==> flow/design.v <==
`timescale 1ns / 1ps
module CordicMachine(
	input clk,
	input [12:0] x_0,
	input [12:0] y_0,
	input [12:0] z_0,
	input [31:0] stage,
	output reg [12:0] x_N,
	output reg [12:0] y_N,
	output reg [12:0] z_N
);
	reg [12:0] arctan [12:0];
	initial begin
	arctan[0] = 13'b0101101000000;
	arctan[1] = 13'b0011010100100;
	arctan[2] = 13'b0001110000010;
	arctan[3] = 13'b0000111001000;
	arctan[4] = 13'b0000011100100;
	arctan[5] = 13'b0000001110010;
	arctan[6] = 13'b0000000111001;
	arctan[7] = 13'b0000000011100;
	arctan[8] = 13'b0000000001110;
	arctan[9] = 13'b0000000000111;
	arctan[10] = 13'b0000000000011;
	arctan[11] = 13'b0000000000001;
	arctan[12] = 13'b0000000000000;
	end
	wire signed [12:0] x_s = x_0;
	wire signed [12:0] y_s = y_0;
	wire [12:0] x_sh = x_s >>> stage;
	wire [12:0] y_sh = y_s >>> stage;
	always @(posedge clk) begin
		if (stage != 10) begin
			x_N <= z_0[12] ? x_0 + y_sh : x_0 - y_sh;
			y_N <= z_0[12] ? y_0 - x_sh : y_0 + x_sh;
			z_N <= z_0[12] ? z_0 + arctan[stage] : z_0 - arctan[stage];
		end
	end
endmodule
`timescale 1ns / 1ps
module Cordic(
	input clk, 
	input [12:0] x_0,
	input [12:0] y_0,
	input [12:0] z_0,
	output [12:0] x_N,
	output [12:0] y_N,
	output [12:0] z_N
);
	wire [12:0] x0, y0, z0;
	wire [12:0] x1, y1, z1;
	wire [12:0] x2, y2, z2;
	wire [12:0] x3, y3, z3;
	wire [12:0] x4, y4, z4;
	wire [12:0] x5, y5, z5;
	wire [12:0] x6, y6, z6;
	wire [12:0] x7, y7, z7;
	wire [12:0] x8, y8, z8;
	wire [12:0] x9, y9, z9;
	CordicMachine C1 (.clk(clk), .x_0(x_0), .y_0(y_0), .z_0(z_0), .stage(0), .x_N(x0), .y_N(y0), .z_N(z0));
	CordicMachine C2 (.clk(clk), .x_0(x0), .y_0(y0), .z_0(z0), .stage(1), .x_N(x1), .y_N(y1), .z_N(z1));
	CordicMachine C3 (.clk(clk), .x_0(x1), .y_0(y1), .z_0(z1), .stage(2), .x_N(x2), .y_N(y2), .z_N(z2));
	CordicMachine C4 (.clk(clk), .x_0(x2), .y_0(y2), .z_0(z2), .stage(3), .x_N(x3), .y_N(y3), .z_N(z3));
	CordicMachine C5 (.clk(clk), .x_0(x3), .y_0(y3), .z_0(z3), .stage(4), .x_N(x4), .y_N(y4), .z_N(z4));
	CordicMachine C6 (.clk(clk), .x_0(x4), .y_0(y4), .z_0(z4), .stage(5), .x_N(x5), .y_N(y5), .z_N(z5));
	CordicMachine C7 (.clk(clk), .x_0(x5), .y_0(y5), .z_0(z5), .stage(6), .x_N(x6), .y_N(y6), .z_N(z6));
	CordicMachine C8 (.clk(clk), .x_0(x6), .y_0(y6), .z_0(z6), .stage(7), .x_N(x7), .y_N(y7), .z_N(z7));
	CordicMachine C9 (.clk(clk), .x_0(x7), .y_0(y7), .z_0(z7), .stage(8), .x_N(x8), .y_N(y8), .z_N(z8));
	CordicMachine C10 (.clk(clk), .x_0(x8), .y_0(y8), .z_0(z8), .stage(9), .x_N(x9), .y_N(y9), .z_N(z9));
	assign x_N = x9;
	assign y_N = y9;
	assign z_N = z9;
endmodule
Tool chain data of Cordic
The steps from the RTL of Cordic to its reports follow in flow order.
Line numbers count from 1 in the design file above.
Library cell names are shortened.
{"block": "inputs", "design": "Cordic", "clk_port": "clk", "cell_library": "sky130hd", "lib_corner": "tt_025C_1v80"}

Word-level counts
Counts by Yosys on the flattened word-level netlist (proc, flatten, opt, wreduce; memories kept). Register bits leave out memories and registers merged into their read ports (data or address); mux counts leave out enables and synchronous resets folded into registers. Print and check cells are left out. Cells with the same type and inputs are merged into one.
Yosys's memory passes give these memory sizes; they may raise the number of words (mostly to a power of two), join words into wider ones and drop unused or constant bits.
{"block": "bits", "register_bits": 390, "mem_bits_ro": 1560, "n_memories": 10, "input_bits": 40, "output_inout_bits": 39, "wordCells": 129}
{"block": "memory_table", "memory": "C1.arctan", "words": 13, "word_bits": 12, "rd": 1, "write_ports": 0, "line_no": 12, "text": "reg [12:0] arctan [12:0];"}
{"block": "memory_table", "memory": "C10.arctan", "words": 13, "word_bits": 12, "rd": 1, "write_ports": 0, "line_no": 12}
{"block": "memory_table", "memory": "C2.arctan", "words": 13, "word_bits": 12, "rd": 1, "write_ports": 0, "line_no": 12}
{"block": "memory_table", "memory": "C3.arctan", "words": 13, "word_bits": 12, "rd": 1, "write_ports": 0, "line_no": 12}
{"block": "memory_table", "memory": "C4.arctan", "words": 13, "word_bits": 12, "rd": 1, "write_ports": 0, "line_no": 12}
{"block": "memory_table", "memory": "C5.arctan", "words": 13, "word_bits": 12, "rd": 1, "write_ports": 0, "line_no": 12}
Further memories, not shown: 4.
{"block": "op_classes", "n_addsub": 59, "n_mux": 30}
{"block": "ops", "op": "subtractor 13 bit", "n": 30}
{"block": "ops", "op": "two-way mux 13 bit", "n": 30}
{"block": "ops", "op": "adder 13 bit", "n": 29}

Depth
Depth = most cells in a row (Yosys ltp): at word level without a register or memory, in the mapped netlist without a sequential cell, where the memories' decode and read muxes count.
{"block": "depth", "depth_word": 2, "ABC_AREA": 0, "depth_mapped": 14, "depth_no_buf": 14}

Synthesis result
The flow's flattened synthesis, as Yosys stat reports it; memories are mapped. The netlist is that of the ABC_AREA named above (0 if unset); the other value can give another one.
{"block": "mapped", "stdcells": 2875, "mapped_area_um2": 25876.1, "flip_flops": 389, "buffers": 41}
{"block": "types", "cell_type": "dfxtp_1", "n": 389, "type_area_um2": 7.79E+03}
{"block": "types", "cell_type": "ha_1", "n": 376, "type_area_um2": 4.7E+03}
{"block": "types", "cell_type": "xnor2_1", "n": 274, "type_area_um2": 2.4E+03}
{"block": "types", "cell_type": "a21oi_1", "n": 267, "type_area_um2": 1.34E+03}
{"block": "types", "cell_type": "xor2_1", "n": 122, "type_area_um2": 1.07E+03}
{"block": "types", "cell_type": "nor2_1", "n": 233, "type_area_um2": 874.589}
{"block": "types", "cell_type": "inv_1", "n": 219, "type_area_um2": 822.038}
{"block": "types", "cell_type": "fa_1", "n": 31, "type_area_um2": 620.595}
{"block": "types", "cell_type": "nor3_1", "n": 107, "type_area_um2": 535.514}
{"block": "types", "cell_type": "nand2_1", "n": 134, "type_area_um2": 502.982}
{"block": "types", "cell_type": "a21o_1", "n": 64, "type_area_um2": 480.461}
{"block": "types", "cell_type": "o21ai_0", "n": 88, "type_area_um2": 440.422}
{"block": "types", "cell_type": "o21a_1", "n": 41, "type_area_um2": 307.795}
{"block": "types", "cell_type": "o21bai_1", "n": 37, "type_area_um2": 277.766}
{"block": "types", "cell_type": "mux2i_1", "n": 25, "type_area_um2": 250.24}
{"block": "types", "cell_type": "nor2b_1", "n": 36, "type_area_um2": 225.216}
{"block": "types", "cell_type": "o211ai_1", "n": 24, "type_area_um2": 180.173}
{"block": "types", "cell_type": "mux2_2", "n": 15, "type_area_um2": 168.912}
Other cell types: 61; their cells: 393.
By module: a second synthesis without flattening, with its own total; a netlist apart from the flattened one above.
{"block": "unflattened", "cells_unflattened": 5992, "area_unflattened_um2": 52620.5}
Rows give one instance, submodules left out.
{"block": "modules", "mod": "CordicMachine", "instances": 10, "n_cells": 599, "area_um2": 5261.3}
{"block": "modules", "mod": "Cordic", "instances": 1, "n_cells": 2, "area_um2": 7.5}

Timing after synthesis
Path of least setup slack by OpenSTA after synthesis, without wires, with an ideal clock, recovery checks aside; 20% of the period is set as input and as output delay. Where synthesis merged equal registers, the netlist keeps one of their names.
{"block": "synth_path", "path_type": "register to register", "startpoint": "reg C2.z_N[12]", "endpoint": "reg C3.x_N[11]", "clock_period_ps": 3200, "setup_ps": 118, "arrival_time_ps": 2782, "t_required_ps": 3082, "path_slack_ps": 300, "delay_ps": 2900, "stages": 12, "period_less_setup_slack_ps": 2900}
"delay_ps" = arrival - input delay + setup time.
"stages" counts driving pins, that of a launching flip-flop among them; a cell with two outputs on the path counts twice.
"period_less_setup_slack_ps" = period - worst setup slack (recovery checks aside). The figure is calculated, with input and output delays left at 20% of the set period.
Between the ends stands the longest chain of elaborated cells between them, by number of cells; it is not shown to be the way that was timed. Of several equally long chains one is given.
Each line given opens the expression or statement behind the cell; cells for indexed reads and writes are added by Yosys, which also makes memories of some case tables.
{"block": "synth_via", "cell_sequence": "dfxtp_1 > clkbuf_1 > clkbuf_1 > mux2_2 > ha_1 > a21oi_1 > o211ai_1 > a31oi_1 > nor2b_1 > o21a_1 > o41a_1 > xor2_1", "elab_chain_len": 1, "cone_cells": 1, "cone_lines": 1}
{"block": "synth_lines", "item": "start, declared", "line_no": 10, "text": "output reg [12:0] z_N"}
{"block": "synth_lines", "item": "start, assigned", "line_no": 36, "text": "z_N <= z_0[12] ? z_0 + arctan[stage] : z_0 - arctan[stage];"}
{"block": "synth_lines", "item": "two-way mux 13 bit", "line_no": 34, "text": "x_N <= z_0[12] ? x_0 + y_sh : x_0 - y_sh;"}
{"block": "synth_lines", "item": "end, assigned", "line_no": 34}
{"block": "synth_lines", "item": "end, declared", "line_no": 8, "text": "output reg [12:0] x_N,"}

Path in the finished layout
From the final timing report of job 2: the path of least setup slack in the routed layout; clock arrival at registers is part of the times.
The report prints the path's times to 10 ps; the period is as set.
{"block": "layout_path", "path_type": "register to register", "startpoint": "reg C5.z_N[12]", "endpoint": "reg C6.x_N[11]", "clock_period_ps": 1790, "setup_ps": 110, "arrival_time_ps": 3240, "t_required_ps": 2280, "path_slack_ps": -960, "stages": 12}
Between the ends stands the longest chain of elaborated cells between them, by number of cells; it is not shown to be the way that was timed. Of several equally long chains one is given.
{"block": "layout_via", "cell_sequence": "dfxtp_4 > clkbuf_16 > clkbuf_16 > mux2_4 > ha_4 > a21oi_4 > o211ai_1 > a41oi_4 > nor2b_1 > o21a_1 > o41a_1 > xor2_1", "elab_chain_len": 1, "cone_cells": 1, "cone_lines": 1}
{"block": "layout_lines", "item": "start, declared", "line_no": 10, "text": "output reg [12:0] z_N"}
{"block": "layout_lines", "item": "start, assigned", "line_no": 36, "text": "z_N <= z_0[12] ? z_0 + arctan[stage] : z_0 - arctan[stage];"}
{"block": "layout_lines", "item": "two-way mux 13 bit", "line_no": 34, "text": "x_N <= z_0[12] ? x_0 + y_sh : x_0 - y_sh;"}
{"block": "layout_lines", "item": "end, assigned", "line_no": 34}
{"block": "layout_lines", "item": "end, declared", "line_no": 8, "text": "output reg [12:0] x_N,"}

==> runs of Cordic <==
Cordic through Yosys and OpenROAD on sky130hd: 5 stored runs, unordered, with their settings and measured results. The constraints put input and output delay at 20% of the set period each and load the outputs with 0.01 pF.
"achievedPeriod_ps": clock period set for the run, less the worst setup slack. It is reckoned from that one timing run; input and output delays stay at 20% of the period that was set.
By "critical_path_time_ps" is meant the share of the clock period that the worst setup path is allowed (20% is reserved at inputs, 20% at outputs), minus its slack. Clock arrival times at its registers enter into it.
"critical_path_time_ps" is given in steps of 10 ps.

{"run": "job 1", "settings": { "CAP_MARGIN": 30, "CELL_PAD_IN_SITES_DETAIL_PLACEMENT": 1, "CORE_MARGIN": 3, "CORE_UTILIZATION": 40, "CTS_CLUSTER_SIZE": 28, "MAX_ROUTING_LAYER": "met5", "MIN_ROUTING_LAYER": "met1", "PLACE_DENSITY": 0.95, "SETUP_SLACK_MARGIN": -0.0, "SLEW_MARGIN": 5, "TNS_END_PERCENT": 60, "period_ns": 2.99 }, "outcome": "incomplete, routing halted on GRT-0232"}
{"run": "job 2", "settings": { "CAP_MARGIN": 25, "CELL_PAD_IN_SITES_GLOBAL_PLACEMENT": 0, "CORE_ASPECT_RATIO": 1.2, "CORE_MARGIN": 5, "CORE_UTILIZATION": 38, "CTS_CLUSTER_DIAMETER": 197, "GPL_ROUTABILITY_DRIVEN": 1, "GPL_TIMING_DRIVEN": 0, "HOLD_SLACK_MARGIN": 0.17, "MIN_ROUTING_LAYER": "met2", "period_ns": 1.79, "SLEW_MARGIN": 20 }, "results": { "final_hold_ws_ps": 203, "achievedPeriod_ps": 2749, "yosys.chip_area_um2": 25876.1, "die_um2": 73435.6, "worstSetupSlack_ps": -959, "post_route_util_pct": 54.5, "fin_tns_ps": -115097, "critical_path_time_ps": 2750, "critical_path_type": "register to register", "finalCellArea_um2": 36671.4 }}
{"run": "job 3", "settings": { "ABC_AREA": 1, "CELL_PAD_IN_SITES_DETAIL_PLACEMENT": 0, "CORE_ASPECT_RATIO": 0.53, "CORE_UTILIZATION": 66, "CTS_CLUSTER_SIZE": 86, "GPL_ROUTABILITY_DRIVEN": 1, "PLACE_DENSITY_LB_ADDON": 0.07, "SETUP_SLACK_MARGIN": 1.05, "period_ns": 4.23, "CAP_MARGIN": 20, "CORE_MARGIN": 2, "SLEW_MARGIN": 20 }, "results": { "final_hold_ws_ps": 328, "achievedPeriod_ps": 2994, "yosys.chip_area_um2": 28796.4, "die_um2": 45402.4, "worstSetupSlack_ps": 1236, "post_route_util_pct": 73.4, "fin_tns_ps": 0, "critical_path_time_ps": 2990, "critical_path_type": "register to register", "finalCellArea_um2": 31476.4 }}
{"run": "job 4", "settings": { "CAP_MARGIN": 5, "CELL_PAD_IN_SITES_GLOBAL_PLACEMENT": 0, "CORE_ASPECT_RATIO": 1.2, "CORE_MARGIN": 5, "CORE_UTILIZATION": 38, "CTS_CLUSTER_DIAMETER": 197, "GPL_ROUTABILITY_DRIVEN": 1, "GPL_TIMING_DRIVEN": 1, "HOLD_SLACK_MARGIN": 0.13, "MIN_ROUTING_LAYER": "met2", "period_ns": 1.79, "SLEW_MARGIN": 20 }, "results": { "final_hold_ws_ps": 196, "achievedPeriod_ps": 2738, "yosys.chip_area_um2": 25876.1, "die_um2": 73435.6, "worstSetupSlack_ps": -948, "post_route_util_pct": 65.3, "fin_tns_ps": -109302, "critical_path_time_ps": 2740, "critical_path_type": "register to register", "finalCellArea_um2": 43954.7 }}
{"run": "job 5", "settings": { "ABC_AREA": 1, "CAP_MARGIN": 35, "CORE_MARGIN": 7, "CORE_UTILIZATION": 40, "CTS_CLUSTER_DIAMETER": 230, "SLEW_MARGIN": 0, "period_ns": 5.07 }, "results": { "final_hold_ws_ps": 320, "achievedPeriod_ps": 3284, "yosys.chip_area_um2": 28796.4, "die_um2": 79698.9, "worstSetupSlack_ps": 1786, "post_route_util_pct": 45.1, "fin_tns_ps": 0, "critical_path_time_ps": 3280, "critical_path_type": "register to register", "finalCellArea_um2": 32193.4 }}
